==> flow/design.v <==
`timescale 100fs/100fs
module serial
    (  
      input  clk  
    , input  reset  
    , input  enable  
    , input  can_send
    , input [7:0] data_in
    , input  in_stb
    , output wire [7:0] data_out
    , output wire  out_stb
    );
  wire [8:0] c_ds_app_arg;
  wire  c_ds_app_arg_0;
  reg [5:0] maybeToBoola_c_ds_app_arg;
  wire [7:0] c_ds_app_arg_1;
  wire [6:0] result_0;
  wire [7:0] a;
  wire [12:0] result_1;
  reg [6:0] result_2;
  wire [6:0] c_case_alt;
  reg [6:0] c_case_alt_0;
  wire [1:0] dir;
  wire [6:0] c_case_alt_1;
  wire [6:0] c_case_alt_2;
  wire [6:0] c_case_alt_3;
  wire [3:0] a1;
  reg [4:0] inp_n;
  wire signed [63:0] c_inp_n_app_arg;
  reg [5:0] c_app_arg;
  wire [5:0] c_case_alt_4;
  reg [5:0] c_case_alt_5;
  reg [5:0] c_case_alt_6;
  wire [0:0] ctr;
  wire [1:0] ctr_0;
  wire [2:0] ctr_1;
  reg [5:0] result_3;
  reg [5:0] c_case_alt_7;
  reg [5:0] c_case_alt_8;
  reg [5:0] c_case_alt_9;
  wire [20:0] c_case_scrut;
  wire signed [63:0] wild;
  wire signed [63:0] c_wild_app_arg;
  wire  c_ds_app_arg_2;
  reg [31:0] maybeToBoola_c_ds_app_arg_0;
  wire [5:0] c_ds_app_arg_3;
  wire [32:0] result_4;
  wire [5:0] a_0;
  wire signed [63:0] c_r_app_arg;
  wire [15:0] result_5;
  wire signed [63:0] c_ds1_app_arg;
  wire [16:0] r;
  wire [15:0] result_6;
  wire signed [63:0] c_r_app_arg_0;
  wire [15:0] result_7;
  reg [32:0] c_app_arg_0;
  wire [64:0] result_8;
  wire [15:0] x;
  wire [15:0] y;
  wire [3:0] n;
  wire [3:0] n_0;
  wire [3:0] n_1;
  reg [31:0] ds1;
  wire [16:0] r_0;
  wire [16:0] r_1;
  reg [36:0] maybeToBoola_c_ds_app_arg_1;
  wire [8:0] result_9;
  wire [45:0] c_case_alt_10;
  wire [8:0] c_app_arg_1;
  wire [8:0] c_case_alt_11;
  wire [7:0] result_10;
  wire signed [63:0] c_app_arg_2;
  wire signed [63:0] c_app_arg_3;
  wire [31:0] a_1;
  wire [3:0] c_app_arg_4;
  wire [4:0] z;
  wire [3:0] result_11;
  wire [3:0] digitIdx;
  wire [32:0] c_app_arg_5;
  wire [31:0] n_2;
  wire [32:0] number;
  reg [265:0] maybeToBoola_c_ds_app_arg_2;
  wire [8:0] result_12;
  wire signed [63:0] c_wild3_app_arg;
  wire [255:0] result_13;
  wire [255:0] c_app_arg_6;
  wire [4:0] c_app_arg_7;
  wire [4:0] c_app_arg_8;
  wire signed [63:0] c_wild3_app_arg_0;
  wire [7:0] result_14;
  wire [8:0] c_app_arg_9;
  wire [274:0] result_15;
  wire  canSend;
  wire [7:0] a_2;
  wire signed [63:0] wild3;
  wire signed [63:0] wild3_0;
  wire  doSend;
  wire [4:0] readPointer1;
  wire [4:0] writePointer1;
  wire [255:0] memory1;
  wire [7:0] a1_0;
  wire [9:0] eta;
  wire [7:0] c_bv;
  wire signed [63:0] result_selection_res;
  wire [0:0] c_case_alt_selection_9;
  wire [16:0] c_bv_0;
  wire [16:0] c_bv_1;
  wire [16:0] c_bv_2;
  wire [31:0] c_i_29;
  wire [31:0] c_i_31;
  wire [8:0] result;
  assign eta = {can_send,   data_in,   in_stb};
  assign c_ds_app_arg = eta[0:0] ? {1'b1,eta[8:1]} : {1'b0,8'bxxxxxxxx};
  assign c_ds_app_arg_0 = c_ds_app_arg[8:8] ? 1'b1 : 1'b0;
  always @(posedge clk or  posedge  reset) begin : maybeToBoola_c_ds_app_arg_register
    if ( reset) begin
      maybeToBoola_c_ds_app_arg <= {3'b000,1'd1,2'bxx};
    end else if (c_ds_app_arg_0) begin
      maybeToBoola_c_ds_app_arg <= result_1[12:7];
    end
  end
  assign c_ds_app_arg_1 = c_ds_app_arg[8:8] ? a : 8'b00000111;
  assign result_0 = result_1[6:0];
  assign a = c_ds_app_arg[7:0];
  assign result_1 = {c_app_arg,   result_2};
  always @(*) begin
    case(maybeToBoola_c_ds_app_arg[5:3])
      3'b100 : result_2 = c_case_alt_0;
      3'b101 : result_2 = c_case_alt;
      default : result_2 = {1'b0,6'bxxxxxx};
    endcase
  end
  assign c_case_alt = inp_n[4:4] ? {1'b1,{2'b11,4'bxxxx}} : {1'b0,6'bxxxxxx};
  always @(*) begin
    case(dir)
      2'b00 : c_case_alt_0 = c_case_alt_3;
      2'b01 : c_case_alt_0 = c_case_alt_2;
      default : c_case_alt_0 = c_case_alt_1;
    endcase
  end
  assign dir = maybeToBoola_c_ds_app_arg[2:1];
  assign c_case_alt_1 = inp_n[4:4] ? {1'b1,{2'b10,a1}} : {1'b0,6'bxxxxxx};
  assign c_case_alt_2 = inp_n[4:4] ? {1'b1,{2'b01,a1}} : {1'b0,6'bxxxxxx};
  assign c_case_alt_3 = inp_n[4:4] ? {1'b1,{2'b00,a1}} : {1'b0,6'bxxxxxx};
  assign a1 = inp_n[3:0];
  always @(*) begin
    case(c_ds_app_arg_1)
      8'b00000111 : inp_n = {1'b0,4'bxxxx};
      default : inp_n = {1'b1,$unsigned(c_inp_n_app_arg[0+:4])};
    endcase
  end
  assign c_bv = (c_ds_app_arg_1 & 8'b00001111);
  assign c_inp_n_app_arg = $unsigned({{(64-8) {1'b0}},c_bv});
  always @(*) begin
    case(maybeToBoola_c_ds_app_arg[5:3])
      3'b000 : c_app_arg = result_3;
      3'b001 : c_app_arg = c_case_alt_6;
      3'b010 : c_app_arg = c_case_alt_5;
      3'b011 : c_app_arg = c_case_alt_4;
      3'b100 : c_app_arg = {3'b000,1'd0,2'bxx};
      3'b101 : c_app_arg = {3'b110,3'bxxx};
      default : c_app_arg = {3'b110,3'bxxx};
    endcase
  end
  assign c_case_alt_4 = ctr ? {3'b011,ctr - 1'd1,2'bxx} : {3'b100,2'd1,1'bx};
  always @(*) begin
    case(ctr_0)
      2'd0 : c_case_alt_5 = {3'b100,2'd2,1'bx};
      default : c_case_alt_5 = {3'b010,ctr_0 - 2'd1,1'bx};
    endcase
  end
  always @(*) begin
    case(ctr_1)
      3'd0 : c_case_alt_6 = {3'b100,2'd0,1'bx};
      default : c_case_alt_6 = {3'b001,ctr_1 - 3'd1};
    endcase
  end
  assign ctr = maybeToBoola_c_ds_app_arg[2:2];
  assign ctr_0 = maybeToBoola_c_ds_app_arg[2:1];
  assign ctr_1 = maybeToBoola_c_ds_app_arg[2:0];
  assign result_selection_res = (($unsigned(wild)) <= 64'd1114111) ? 64'sd1 : 64'sd0;
  always @(*) begin
    case(result_selection_res)
      64'sd1 : result_3 = c_case_alt_7;
      default : result_3 = {6 {1'bx}};
    endcase
  end
  assign c_case_alt_selection_9 = maybeToBoola_c_ds_app_arg[2:2];
  always @(*) begin
    case(c_case_alt_selection_9)
      1'd0 : c_case_alt_7 = c_case_alt_9;
      1'd1 : c_case_alt_7 = c_case_alt_8;
      default : c_case_alt_7 = {6 {1'bx}};
    endcase
  end
  always @(*) begin
    case(c_case_scrut)
      21'd10 : c_case_alt_8 = {3'b101,3'bxxx};
      21'd100 : c_case_alt_8 = {3'b010,2'd3,1'bx};
      21'd102 : c_case_alt_8 = {3'b001,3'd6};
      21'd117 : c_case_alt_8 = {3'b011,1'd1,2'bxx};
      default : c_case_alt_8 = {6 {1'bx}};
    endcase
  end
  always @(*) begin
    case(c_case_scrut)
      21'd10 : c_case_alt_9 = {3'b000,1'd1,2'bxx};
      default : c_case_alt_9 = {6 {1'bx}};
    endcase
  end
  assign c_case_scrut = $unsigned(wild[0+:21]);
  assign wild = $signed(c_wild_app_arg);
  assign c_wild_app_arg = $unsigned({{(64-8) {1'b0}},c_ds_app_arg_1});
  assign c_ds_app_arg_2 = result_0[6:6] ? 1'b1 : 1'b0;
  always @(posedge clk or  posedge  reset) begin : maybeToBoola_c_ds_app_arg_0_register
    if ( reset) begin
      maybeToBoola_c_ds_app_arg_0 <= {16'd0,   16'd0};
    end else if (c_ds_app_arg_2) begin
      maybeToBoola_c_ds_app_arg_0 <= result_8[64:33];
    end
  end
  assign c_ds_app_arg_3 = result_0[6:6] ? a_0 : {2'b00,4'd0};
  assign result_4 = result_8[32:0];
  assign a_0 = result_0[5:0];
  assign c_r_app_arg = $unsigned({{(64-4) {1'b0}},n});
  assign c_bv_0 = (r_0);
  assign result_5 = (( c_bv_0[17-1] ) == 1'b0) ? (r_0[0+:16]) : 16'd65535;
  assign c_ds1_app_arg = $unsigned({{(64-4) {1'b0}},n_1});
  assign r =  y - ($unsigned(c_ds1_app_arg[0+:16]));
  assign c_bv_1 = (r);
  assign result_6 = (( c_bv_1[17-1] ) == 1'b0) ? (r[0+:16]) : (16'd0);
  assign c_r_app_arg_0 = $unsigned({{(64-4) {1'b0}},n_0});
  assign c_bv_2 = (r_1);
  assign result_7 = (( c_bv_2[17-1] ) == 1'b0) ? (r_1[0+:16]) : 16'd65535;
  always @(*) begin
    case(c_ds_app_arg_3[5:4])
      2'b11 : c_app_arg_0 = {1'b1,({{(32-16) {1'b0}},x}) * ({{(32-16) {1'b0}},y})};
      default : c_app_arg_0 = {1'b0,32'bxxxxxxxxxxxxxxxxxxxxxxxxxxxxxxxx};
    endcase
  end
  assign result_8 = {{ds1[31:16],   ds1[15:0]},
                     c_app_arg_0};
  assign x = maybeToBoola_c_ds_app_arg_0[31:16];
  assign y = maybeToBoola_c_ds_app_arg_0[15:0];
  assign n = c_ds_app_arg_3[3:0];
  assign n_0 = c_ds_app_arg_3[3:0];
  assign n_1 = c_ds_app_arg_3[3:0];
  always @(*) begin
    case(c_ds_app_arg_3[5:4])
      2'b00 : ds1 = {result_5,   y};
      2'b01 : ds1 = {x,   result_6};
      2'b10 : ds1 = {x,   result_7};
      default : ds1 = maybeToBoola_c_ds_app_arg_0;
    endcase
  end
  assign r_0 = x + ($unsigned(c_r_app_arg[0+:16]));
  assign r_1 = y + ($unsigned(c_r_app_arg_0[0+:16]));
  always @(posedge clk or  posedge  reset) begin : maybeToBoola_c_ds_app_arg_1_register
    if ( reset) begin
      maybeToBoola_c_ds_app_arg_1 <= {{1'b0,32'bxxxxxxxxxxxxxxxxxxxxxxxxxxxxxxxx},   4'd0};
    end else if (enable) begin
      maybeToBoola_c_ds_app_arg_1 <= c_case_alt_10[45:9];
    end
  end
  assign result_9 = c_case_alt_10[8:0];
  assign c_case_alt_10 = {{c_app_arg_5,
                           c_app_arg_4},   c_app_arg_1};
  assign c_app_arg_1 = (digitIdx < 4'd8) ? c_case_alt_11 : {1'b0,8'bxxxxxxxx};
  assign c_case_alt_11 = number[32:32] ? {1'b1,result_10} : {1'b0,8'bxxxxxxxx};
  assign result_10 = (a_1 <= 32'd9) ? ($unsigned(c_app_arg_2[0+:8])) : ($unsigned(c_app_arg_3[0+:8]));
  assign c_i_29 = (32'd48 | a_1);
  assign c_app_arg_2 = $unsigned({{(64-32) {1'b0}},c_i_29});
  assign c_i_31 = (a_1 + 32'd87);
  assign c_app_arg_3 = $unsigned({{(64-32) {1'b0}},c_i_31});
  assign a_1 = n_2 >> (64'sd28);
  assign c_app_arg_4 = number[32:32] ? result_11 : 4'd0;
  assign z = digitIdx + 4'd1;
  assign result_11 = (z > 5'd8) ? 4'd8 : (z[0+:4]);
  assign digitIdx = maybeToBoola_c_ds_app_arg_1[3:0];
  assign c_app_arg_5 = number[32:32] ? {1'b1,n_2 << (64'sd4)} : result_4;
  assign n_2 = number[31:0];
  assign number = maybeToBoola_c_ds_app_arg_1[36:4];
  always @(posedge clk or  posedge  reset) begin : maybeToBoola_c_ds_app_arg_2_register
    if ( reset) begin
      maybeToBoola_c_ds_app_arg_2 <= {{8'b00000001,   8'b00000001,   8'b00000001,   8'b00000001,   8'b00000001,
    8'b00000001,   8'b00000001,   8'b00000001,   8'b00000001,   8'b00000001,
    8'b00000001,   8'b00000001,   8'b00000001,   8'b00000001,   8'b00000001,
    8'b00000001,   8'b00000001,   8'b00000001,   8'b00000001,   8'b00000001,
    8'b00000001,   8'b00000001,   8'b00000001,   8'b00000001,   8'b00000001,
    8'b00000001,   8'b00000001,   8'b00000001,   8'b00000001,   8'b00000001,
    8'b00000001,   8'b00000001},   5'd0,   5'd0};
    end else if (enable) begin
      maybeToBoola_c_ds_app_arg_2 <= result_15[274:9];
    end
  end
  assign result_12 = result_15[8:0];
  assign c_wild3_app_arg = $unsigned({{(64-5) {1'b0}},writePointer1});
  genvar i;
  generate
  for (i=0;i<32;i=i+1) begin : vector_replace
    assign result_13[(31-i)*8+:8] = (wild3) == i ? a_2 : memory1[(31-i)*8+:8];
  end
  endgenerate
  assign c_app_arg_6 = result_9[8:8] ? result_13 : memory1;
  assign c_app_arg_7 = result_9[8:8] ? (writePointer1 + 5'd1) : writePointer1;
  assign c_app_arg_8 = doSend ? (readPointer1 + 5'd1) : readPointer1;
  assign c_wild3_app_arg_0 = $unsigned({{(64-5) {1'b0}},readPointer1});
  wire [7:0] vecArray [0:32-1];
  genvar i_0;
  generate
  for (i_0=0; i_0 < 32; i_0=i_0+1) begin : mk_array
    assign vecArray[(32-1)-i_0] = memory1[i_0*8+:8];
  end
  endgenerate
  assign result_14 = vecArray[(wild3_0)];
  assign c_app_arg_9 = doSend ? {1'b1,result_14} : {1'b0,8'bxxxxxxxx};
  assign result_15 = {{c_app_arg_6,
                       c_app_arg_7,   c_app_arg_8},   c_app_arg_9};
  assign canSend = eta[9:9];
  assign a_2 = result_9[7:0];
  assign wild3 = $signed(c_wild3_app_arg);
  assign wild3_0 = $signed(c_wild3_app_arg_0);
  assign doSend = canSend ? (writePointer1 > readPointer1) : 1'b0;
  assign readPointer1 = maybeToBoola_c_ds_app_arg_2[4:0];
  assign writePointer1 = maybeToBoola_c_ds_app_arg_2[9:5];
  assign memory1 = maybeToBoola_c_ds_app_arg_2[265:10];
  assign result = result_12[8:8] ? {a1_0,
                                    1'b1} : {{8 {1'bx}},   1'b0};
  assign a1_0 = result_12[7:0];
  assign data_out = result[8:1];
  assign out_stb = result[0:0];
endmodule
From RTL to reports: serial:

Each step is given for the RTL above and for the edited RTL.
"unedited" refers to lines of the RTL above, "edited" to lines of the edited file.
"change": "edited" minus "unedited" as printed here. "rel. change": 100 x difference / "unedited".
Operators carry their Yosys type and port widths (W data, S select, Z words).
Cell names lack the library's common part.
The mark -- stands for no value.

* design top: serial
* clock input: clk
* standard-cell library: sky130hd
* timing corner: tt_025C_1v80

Edit of the RTL:

Unified diff, file above to edited file.
A script made this edit. It changes what the design does and was not meant as an optimisation.

```diff
@@ -210,5 +210,7 @@
   end
   assign c_case_scrut = $unsigned(wild[0+:21]);
-  assign wild = $signed(c_wild_app_arg);
+  reg signed [63:0] wild_s1;
+  always @(posedge clk) wild_s1 <= $signed(c_wild_app_arg);
+  assign wild = wild_s1;
   assign c_wild_app_arg = $unsigned({{(64-8) {1'b0}},c_ds_app_arg_1});
   assign c_ds_app_arg_2 = result_0[6:6] ? 1'b1 : 1'b0;
```

Elaborated design:

Counts by Yosys on the flattened word-level netlist (proc, flatten, opt, wreduce). Print and check cells are left out. Cells with the same type and inputs are merged into one.

Bit counts
* bits in registers: unedited 341, edited 349, change +8, rel. change +2.35%
* output and inout port bits: unedited 9, edited 9, change 0, rel. change 0.00%

Cells by class
* add/sub/neg operators: unedited 10, edited 10, change 0, rel. change 0.00%
* multiply operators: unedited 1, edited 1, change 0, rel. change 0.00%
* magnitude comparators: unedited 5, edited 5, change 0, rel. change 0.00%
* equal/unequal tests: unedited 77, edited 77, change 0, rel. change 0.00%
* multiplexer cells: unedited 71, edited 71, change 0, rel. change 0.00%
* bitwise gates (word level): unedited 4, edited 4, change 0, rel. change 0.00%
* reductions and logical operators: unedited 43, edited 43, change 0, rel. change 0.00%

Operator list
* $mux W8: unedited 34, edited 34, change 0, rel. change 0.00%
* $reduce_and A3 Y1: unedited 33, edited 33, change 0, rel. change 0.00%
* $eq A5 B5 Y1 const B: unedited 32, edited 32, change 0, rel. change 0.00%
* $eq A5 B4 Y1 const B: unedited 16, edited 16, change 0, rel. change 0.00%
* $eq A5 B3 Y1 const B: unedited 8, edited 8, change 0, rel. change 0.00%
* $mux W6: unedited 6, edited 6, change 0, rel. change 0.00%
* $mux W9: unedited 5, edited 5, change 0, rel. change 0.00%
* $eq A5 B2 Y1 const B: unedited 4, edited 4, change 0, rel. change 0.00%
* $mux W1: unedited 4, edited 4, change 0, rel. change 0.00%
* $mux W7: unedited 4, edited 4, change 0, rel. change 0.00%
* $not A1 Y1: unedited 4, edited 4, change 0, rel. change 0.00%
* $eq A8 B7 Y1 const B: unedited 3, edited 3, change 0, rel. change 0.00%
* $mux W16: unedited 3, edited 3, change 0, rel. change 0.00%
* $mux W5: unedited 3, edited 3, change 0, rel. change 0.00%
* $add A16 B4 Y17: unedited 2, edited 2, change 0, rel. change 0.00%
* $add A5 B1 Y5 const B: unedited 2, edited 2, change 0, rel. change 0.00%
* $eq A2 B1 Y1 const B: unedited 2, edited 2, change 0, rel. change 0.00%
* $eq A2 B2 Y1 const B: unedited 2, edited 2, change 0, rel. change 0.00%
* $eq A3 B2 Y1 const B: unedited 2, edited 2, change 0, rel. change 0.00%
* $eq A3 B3 Y1 const B: unedited 2, edited 2, change 0, rel. change 0.00%
* $eq A5 B1 Y1 const B: unedited 2, edited 2, change 0, rel. change 0.00%
* $logic_not A2 Y1: unedited 2, edited 2, change 0, rel. change 0.00%
* $logic_not A3 Y1: unedited 2, edited 2, change 0, rel. change 0.00%
* $mux W33: unedited 2, edited 2, change 0, rel. change 0.00%
* $mux W4: unedited 2, edited 2, change 0, rel. change 0.00%
* $pmux W7 S2: unedited 2, edited 2, change 0, rel. change 0.00%
* $reduce_and A2 Y1: unedited 2, edited 2, change 0, rel. change 0.00%
* $add A4 B1 Y5 const B: unedited 1, edited 1, change 0, rel. change 0.00%

The list need not be complete.

Longest topological paths:

Longest topological path by Yosys (ltp), each cell counted once; first at word level (registers and memories cut), then after technology mapping (sequential cells cut; the memories' decode and read muxes count).

Logic depth
* word-level depth: unedited 11, edited 11, change 0, rel. change 0.00%
* ABC_AREA: unedited 0, edited 0
* gate-level depth with buffers: unedited 25, edited 25, change 0, rel. change 0.00%

Mapped cells and area:

The flow's flattened synthesis, as Yosys stat reports it; memories are mapped. The netlist is that of the ABC_AREA named above (0 if unset); the other value can give another one.

Cells by type
* nand2_1: unedited 469, edited 489, change +20, rel. change +4.26%
* a22oi_1: unedited 32, edited 47, change +15, rel. change +46.88%
* inv_1: unedited 269, edited 281, change +12, rel. change +4.46%
* a22o_1: unedited 29, edited 17, change -12, rel. change -41.38%
* nand2b_1: unedited 7, edited 16, change +9, rel. change +128.57%
* a32oi_1: unedited 4, edited 13, change +9, rel. change +225.00%
* o21ai_0: unedited 292, edited 300, change +8, rel. change +2.74%
* nor2_1: unedited 99, edited 107, change +8, rel. change +8.08%
* mux2_2: unedited 43, edited 35, change -8, rel. change -18.60%
* a221o_1: unedited 15, edited 7, change -8, rel. change -53.33%
* o22ai_1: unedited 6, edited 14, change +8, rel. change +133.33%
* dfxtp_1: unedited 0, edited 8, change +8
* a21oi_1: unedited 88, edited 82, change -6, rel. change -6.82%
* nand4_1: unedited 26, edited 20, change -6, rel. change -23.08%
* o21bai_1: unedited 3, edited 9, change +6, rel. change +200.00%
* clkbuf_1: unedited 164, edited 159, change -5, rel. change -3.05%
* nor3_1: unedited 18, edited 13, change -5, rel. change -27.78%
* xor2_1: unedited 17, edited 12, change -5, rel. change -29.41%

The list need not be complete.

Mapped netlist
* cells in the netlist: unedited 2692, edited 2719, change +27, rel. change +1.00%
* chip area (Yosys) (um^2): unedited 24154.4, edited 24279.5, change +125.1, rel. change +0.52%
* sequential area (um^2): unedited 7773.7, edited 7933.9, change +160.2, rel. change +2.06%
* mapped flip-flops: unedited 309, edited 317, change +8, rel. change +2.59%
* buffer cells: unedited 187, edited 175, change -12, rel. change -6.42%

Worst setup path after synthesis:

OpenSTA on the mapped netlist: ideal clock, no wires. The path of least setup slack (recovery checks aside). Input and output delay are each 20% of the period. Register names are those of the netlist, which keeps one name where synthesis merged equal registers.

Timing after synthesis
* path type: unedited register -> register, edited register -> register
* from: unedited reg maybeToBoola_c_ds_app_arg_0[7], edited reg maybeToBoola_c_ds_app_arg_0[9]
* to: unedited reg maybeToBoola_c_ds_app_arg_1[26], edited reg maybeToBoola_c_ds_app_arg_1[35]
* clock period (ns): unedited 10.0, edited 10.0, change 0.0, rel. change 0.00%
* arrival (ns): unedited 6.118, edited 6.242, change +0.124, rel. change +2.03%
* path slack (ns): unedited 3.816, edited 3.654, change -0.162
* delay of the path (ns): unedited 6.184, edited 6.346, change +0.162, rel. change +2.62%
* stages: unedited 23, edited 26, change +3, rel. change +13.04%
* synthesis period reached (ns): unedited 6.184, edited 6.346, change +0.162, rel. change +2.62%

"delay of the path" = arrival - input delay + setup time.
"stages" counts driving pins, that of a launching flip-flop among them; a cell with two outputs on the path counts twice.
"synthesis period reached" = period - worst setup slack (recovery checks aside). The figure is calculated, with input and output delays left at 20% of the set period.
Between the ends stands the longest chain of elaborated cells between them, by number of cells; it is not shown to be the way that was timed. Of several equally long chains one is given.
Each line given opens the expression or statement behind the cell; cells for indexed reads and writes are added by Yosys, which also makes memories of some case tables.

On the way, after synthesis, unedited:
* cell sequence: dfrtp_1 > clkbuf_1 > clkbuf_1 > nand2_1 > fa_1 > inv_1 > fa_1 > inv_1 > fa_1 > inv_1 > fa_1 > fa_1 > inv_1 > fa_1 > inv_1 > ha_1 > clkbuf_1 > nand2_1 > or3_1 > o221ai_1 > a211oi_1 > a2111oi_0 > a221o_1
* length of the longest elaborated chain: 3

Ends and longest elaborated chain, after synthesis, unedited
* start: declaration: line 45 `reg [31:0] maybeToBoola_c_ds_app_arg_0;`
* start: assignment: line 217 `maybeToBoola_c_ds_app_arg_0 <= {16'd0,   16'd0};`
* start: assignment: line 219 `maybeToBoola_c_ds_app_arg_0 <= result_8[64:33];`
* $mul A16 B16 Y32: line 237 `2'b11 : c_app_arg_0 = {1'b1,({{(32-16) {1'b0}},x}) * ({{(32-16) {1'b0}},y})};`
* $mux W33: line 236 `case(c_ds_app_arg_3[5:4])`
* $mux W33: line 280 `assign c_app_arg_5 = number[32:32] ? {1'b1,n_2 << (64'sd4)} : result_4;`
* end: assignment: line 260 `maybeToBoola_c_ds_app_arg_1 <= {{1'b0,32'bxxxxxxxxxxxxxxxxxxxxxxxxxxxxxxxx},   4'd0};`
* end: assignment: line 262 `maybeToBoola_c_ds_app_arg_1 <= c_case_alt_10[45:9];`
* end: declaration: line 66 `reg [36:0] maybeToBoola_c_ds_app_arg_1;`

On the way, after synthesis, edited:
* cell sequence: dfrtp_1 > buf_2 > clkbuf_1 > clkbuf_1 > nand2_1 > fa_1 > inv_1 > fa_1 > inv_1 > fa_1 > inv_1 > fa_1 > fa_1 > inv_1 > fa_1 > inv_1 > ha_1 > buf_2 > a211oi_1 > inv_1 > a311oi_2 > a211oi_2 > o21ai_2 > nor3_2 > or3_1 > o311ai_1
* length of the longest elaborated chain: 3

Ends and longest elaborated chain, after synthesis, edited
* start: declaration: line 45 `reg [31:0] maybeToBoola_c_ds_app_arg_0;`
* start: assignment: line 219 `maybeToBoola_c_ds_app_arg_0 <= {16'd0,   16'd0};`
* start: assignment: line 221 `maybeToBoola_c_ds_app_arg_0 <= result_8[64:33];`
* $mul A16 B16 Y32: line 239 `2'b11 : c_app_arg_0 = {1'b1,({{(32-16) {1'b0}},x}) * ({{(32-16) {1'b0}},y})};`
* $mux W33: line 238 `case(c_ds_app_arg_3[5:4])`
* $mux W33: line 282 `assign c_app_arg_5 = number[32:32] ? {1'b1,n_2 << (64'sd4)} : result_4;`
* end: assignment: line 262 `maybeToBoola_c_ds_app_arg_1 <= {{1'b0,32'bxxxxxxxxxxxxxxxxxxxxxxxxxxxxxxxx},   4'd0};`
* end: assignment: line 264 `maybeToBoola_c_ds_app_arg_1 <= c_case_alt_10[45:9];`
* end: declaration: line 66 `reg [36:0] maybeToBoola_c_ds_app_arg_1;`

Path in the finished layout:

Path of least setup slack in the final report of the runs of pair 1 (OpenROAD, finished layout, wires in). Where an end is a register, its clock arrival counts in the times.

Timing after layout
* path type: unedited register -> register, edited register -> register
* from: unedited reg maybeToBoola_c_ds_app_arg_0[2], edited reg maybeToBoola_c_ds_app_arg_0[20]
* to: unedited reg maybeToBoola_c_ds_app_arg_1[26], edited reg maybeToBoola_c_ds_app_arg_1[34]
* clock period (ns): unedited 6.8, edited 6.8, change 0.0, rel. change 0.00%
* arrival (ns): unedited 6.98, edited 6.85, change -0.13, rel. change -1.86%
* path slack (ns): unedited 0.32, edited 0.39, change +0.07
* stages: unedited 20, edited 20, change 0, rel. change 0.00%

Between the ends stands the longest chain of elaborated cells between them, by number of cells; it is not shown to be the way that was timed. Of several equally long chains one is given.

On the way, after layout, unedited:
* cell sequence: dfrtp_1 > nand2_1 > fa_1 > fa_1 > fa_1 > fa_1 > inv_1 > fa_1 > inv_1 > fa_1 > inv_1 > ha_1 > a21oi_1 > o21ai_1 > a211o_1 > a21oi_1 > o221ai_1 > nor2b_1 > a2111oi_0 > a221o_1
* length of the longest elaborated chain: 3

Ends and longest elaborated chain, after layout, unedited
* start: declaration: line 45 `reg [31:0] maybeToBoola_c_ds_app_arg_0;`
* start: assignment: line 217 `maybeToBoola_c_ds_app_arg_0 <= {16'd0,   16'd0};`
* start: assignment: line 219 `maybeToBoola_c_ds_app_arg_0 <= result_8[64:33];`
* $mul A16 B16 Y32: line 237 `2'b11 : c_app_arg_0 = {1'b1,({{(32-16) {1'b0}},x}) * ({{(32-16) {1'b0}},y})};`
* $mux W33: line 236 `case(c_ds_app_arg_3[5:4])`
* $mux W33: line 280 `assign c_app_arg_5 = number[32:32] ? {1'b1,n_2 << (64'sd4)} : result_4;`
* end: assignment: line 260 `maybeToBoola_c_ds_app_arg_1 <= {{1'b0,32'bxxxxxxxxxxxxxxxxxxxxxxxxxxxxxxxx},   4'd0};`
* end: assignment: line 262 `maybeToBoola_c_ds_app_arg_1 <= c_case_alt_10[45:9];`
* end: declaration: line 66 `reg [36:0] maybeToBoola_c_ds_app_arg_1;`

On the way, after layout, edited:
* cell sequence: dfrtp_1 > and2_1 > fa_1 > inv_1 > fa_1 > fa_1 > fa_1 > inv_1 > fa_1 > inv_1 > fa_1 > inv_1 > ha_1 > a21oi_1 > o21ai_0 > a22oi_1 > o21ai_0 > a221oi_1 > xor2_1 > o21ai_0
* length of the longest elaborated chain: 3

Ends and longest elaborated chain, after layout, edited
* start: declaration: line 45 `reg [31:0] maybeToBoola_c_ds_app_arg_0;`
* start: assignment: line 219 `maybeToBoola_c_ds_app_arg_0 <= {16'd0,   16'd0};`
* start: assignment: line 221 `maybeToBoola_c_ds_app_arg_0 <= result_8[64:33];`
* $mul A16 B16 Y32: line 239 `2'b11 : c_app_arg_0 = {1'b1,({{(32-16) {1'b0}},x}) * ({{(32-16) {1'b0}},y})};`
* $mux W33: line 238 `case(c_ds_app_arg_3[5:4])`
* $mux W33: line 282 `assign c_app_arg_5 = number[32:32] ? {1'b1,n_2 << (64'sd4)} : result_4;`
* end: assignment: line 262 `maybeToBoola_c_ds_app_arg_1 <= {{1'b0,32'bxxxxxxxxxxxxxxxxxxxxxxxxxxxxxxxx},   4'd0};`
* end: assignment: line 264 `maybeToBoola_c_ds_app_arg_1 <= c_case_alt_10[45:9];`
* end: declaration: line 66 `reg [36:0] maybeToBoola_c_ds_app_arg_1;`

Layout results:

Both versions went through the flow (Yosys, OpenROAD) with the same settings in each pair. Constraints: input delay and output delay 20% of the set period each, output load 0.01 pF.

Flow settings, pair 1:
* CORE_UTILIZATION: 40
* period_ns: 6.8
* CAP_MARGIN: 20
* CORE_MARGIN: 2
* SLEW_MARGIN: 20

Final reports, pair 1
* post-synthesis cell area (um^2): unedited 24154.4, edited 24279.5, change +125.1, rel. change +0.52%
* area of the die (um^2): unedited 62367.6, edited 62685.1, change +317.5, rel. change +0.51%
* standard-cell area of the final layout (um^2): unedited 26380.3, edited 26536.7, change +156.4, rel. change +0.59%
* utilization of the finished layout: unedited 0.44, edited 0.441, change +0.001
* worst setup slack after layout (ns): unedited 0.324, edited 0.395, change +0.071
* total negative slack on setup checks (ns): unedited 0.000, edited 0.000, change 0.000
* smallest hold slack (ns): unedited 0.473, edited 0.473, change 0.000
* power (mW): unedited 6.137, edited 5.826, change -0.311, rel. change -5.07%
* reached clock period (ns): unedited 6.476, edited 6.405, change -0.071, rel. change -1.10%

Flow settings, pair 2:
* CORE_ASPECT_RATIO: 1.04
* CORE_UTILIZATION: 29
* CTS_CLUSTER_SIZE: 87
* MAX_ROUTING_LAYER: met4
* PLACE_DENSITY_LB_ADDON: 0.06
* SETUP_SLACK_MARGIN: 0.91
* SLEW_MARGIN: 5
* period_ns: 6.23
* CAP_MARGIN: 20
* CORE_MARGIN: 2

Final reports, pair 2
* post-synthesis cell area (um^2): unedited 24154.4, edited 24279.5, change +125.1, rel. change +0.52%
* area of the die (um^2): unedited 85614.9, edited 86054.3, change +439.4, rel. change +0.51%
* standard-cell area of the final layout (um^2): unedited 28504.8, edited 28702.5, change +197.7, rel. change +0.69%
* utilization of the finished layout: unedited 0.347, edited 0.345, change -0.002
* worst setup slack after layout (ns): unedited 0.489, edited 0.268, change -0.221
* total negative slack on setup checks (ns): unedited 0.000, edited 0.000, change 0.000
* smallest hold slack (ns): unedited 0.473, edited 0.476, change +0.003
* power (mW): unedited 7.196, edited 6.914, change -0.282, rel. change -3.92%
* reached clock period (ns): unedited 5.741, edited 5.962, change +0.221, rel. change +3.85%

By "reached clock period" is meant the clock period of the run minus its worst setup slack. This is arithmetic on one report: input and output delays are still those of the set period (20% each).
"power": no workload was simulated; the value follows from the tool's default switching activity.
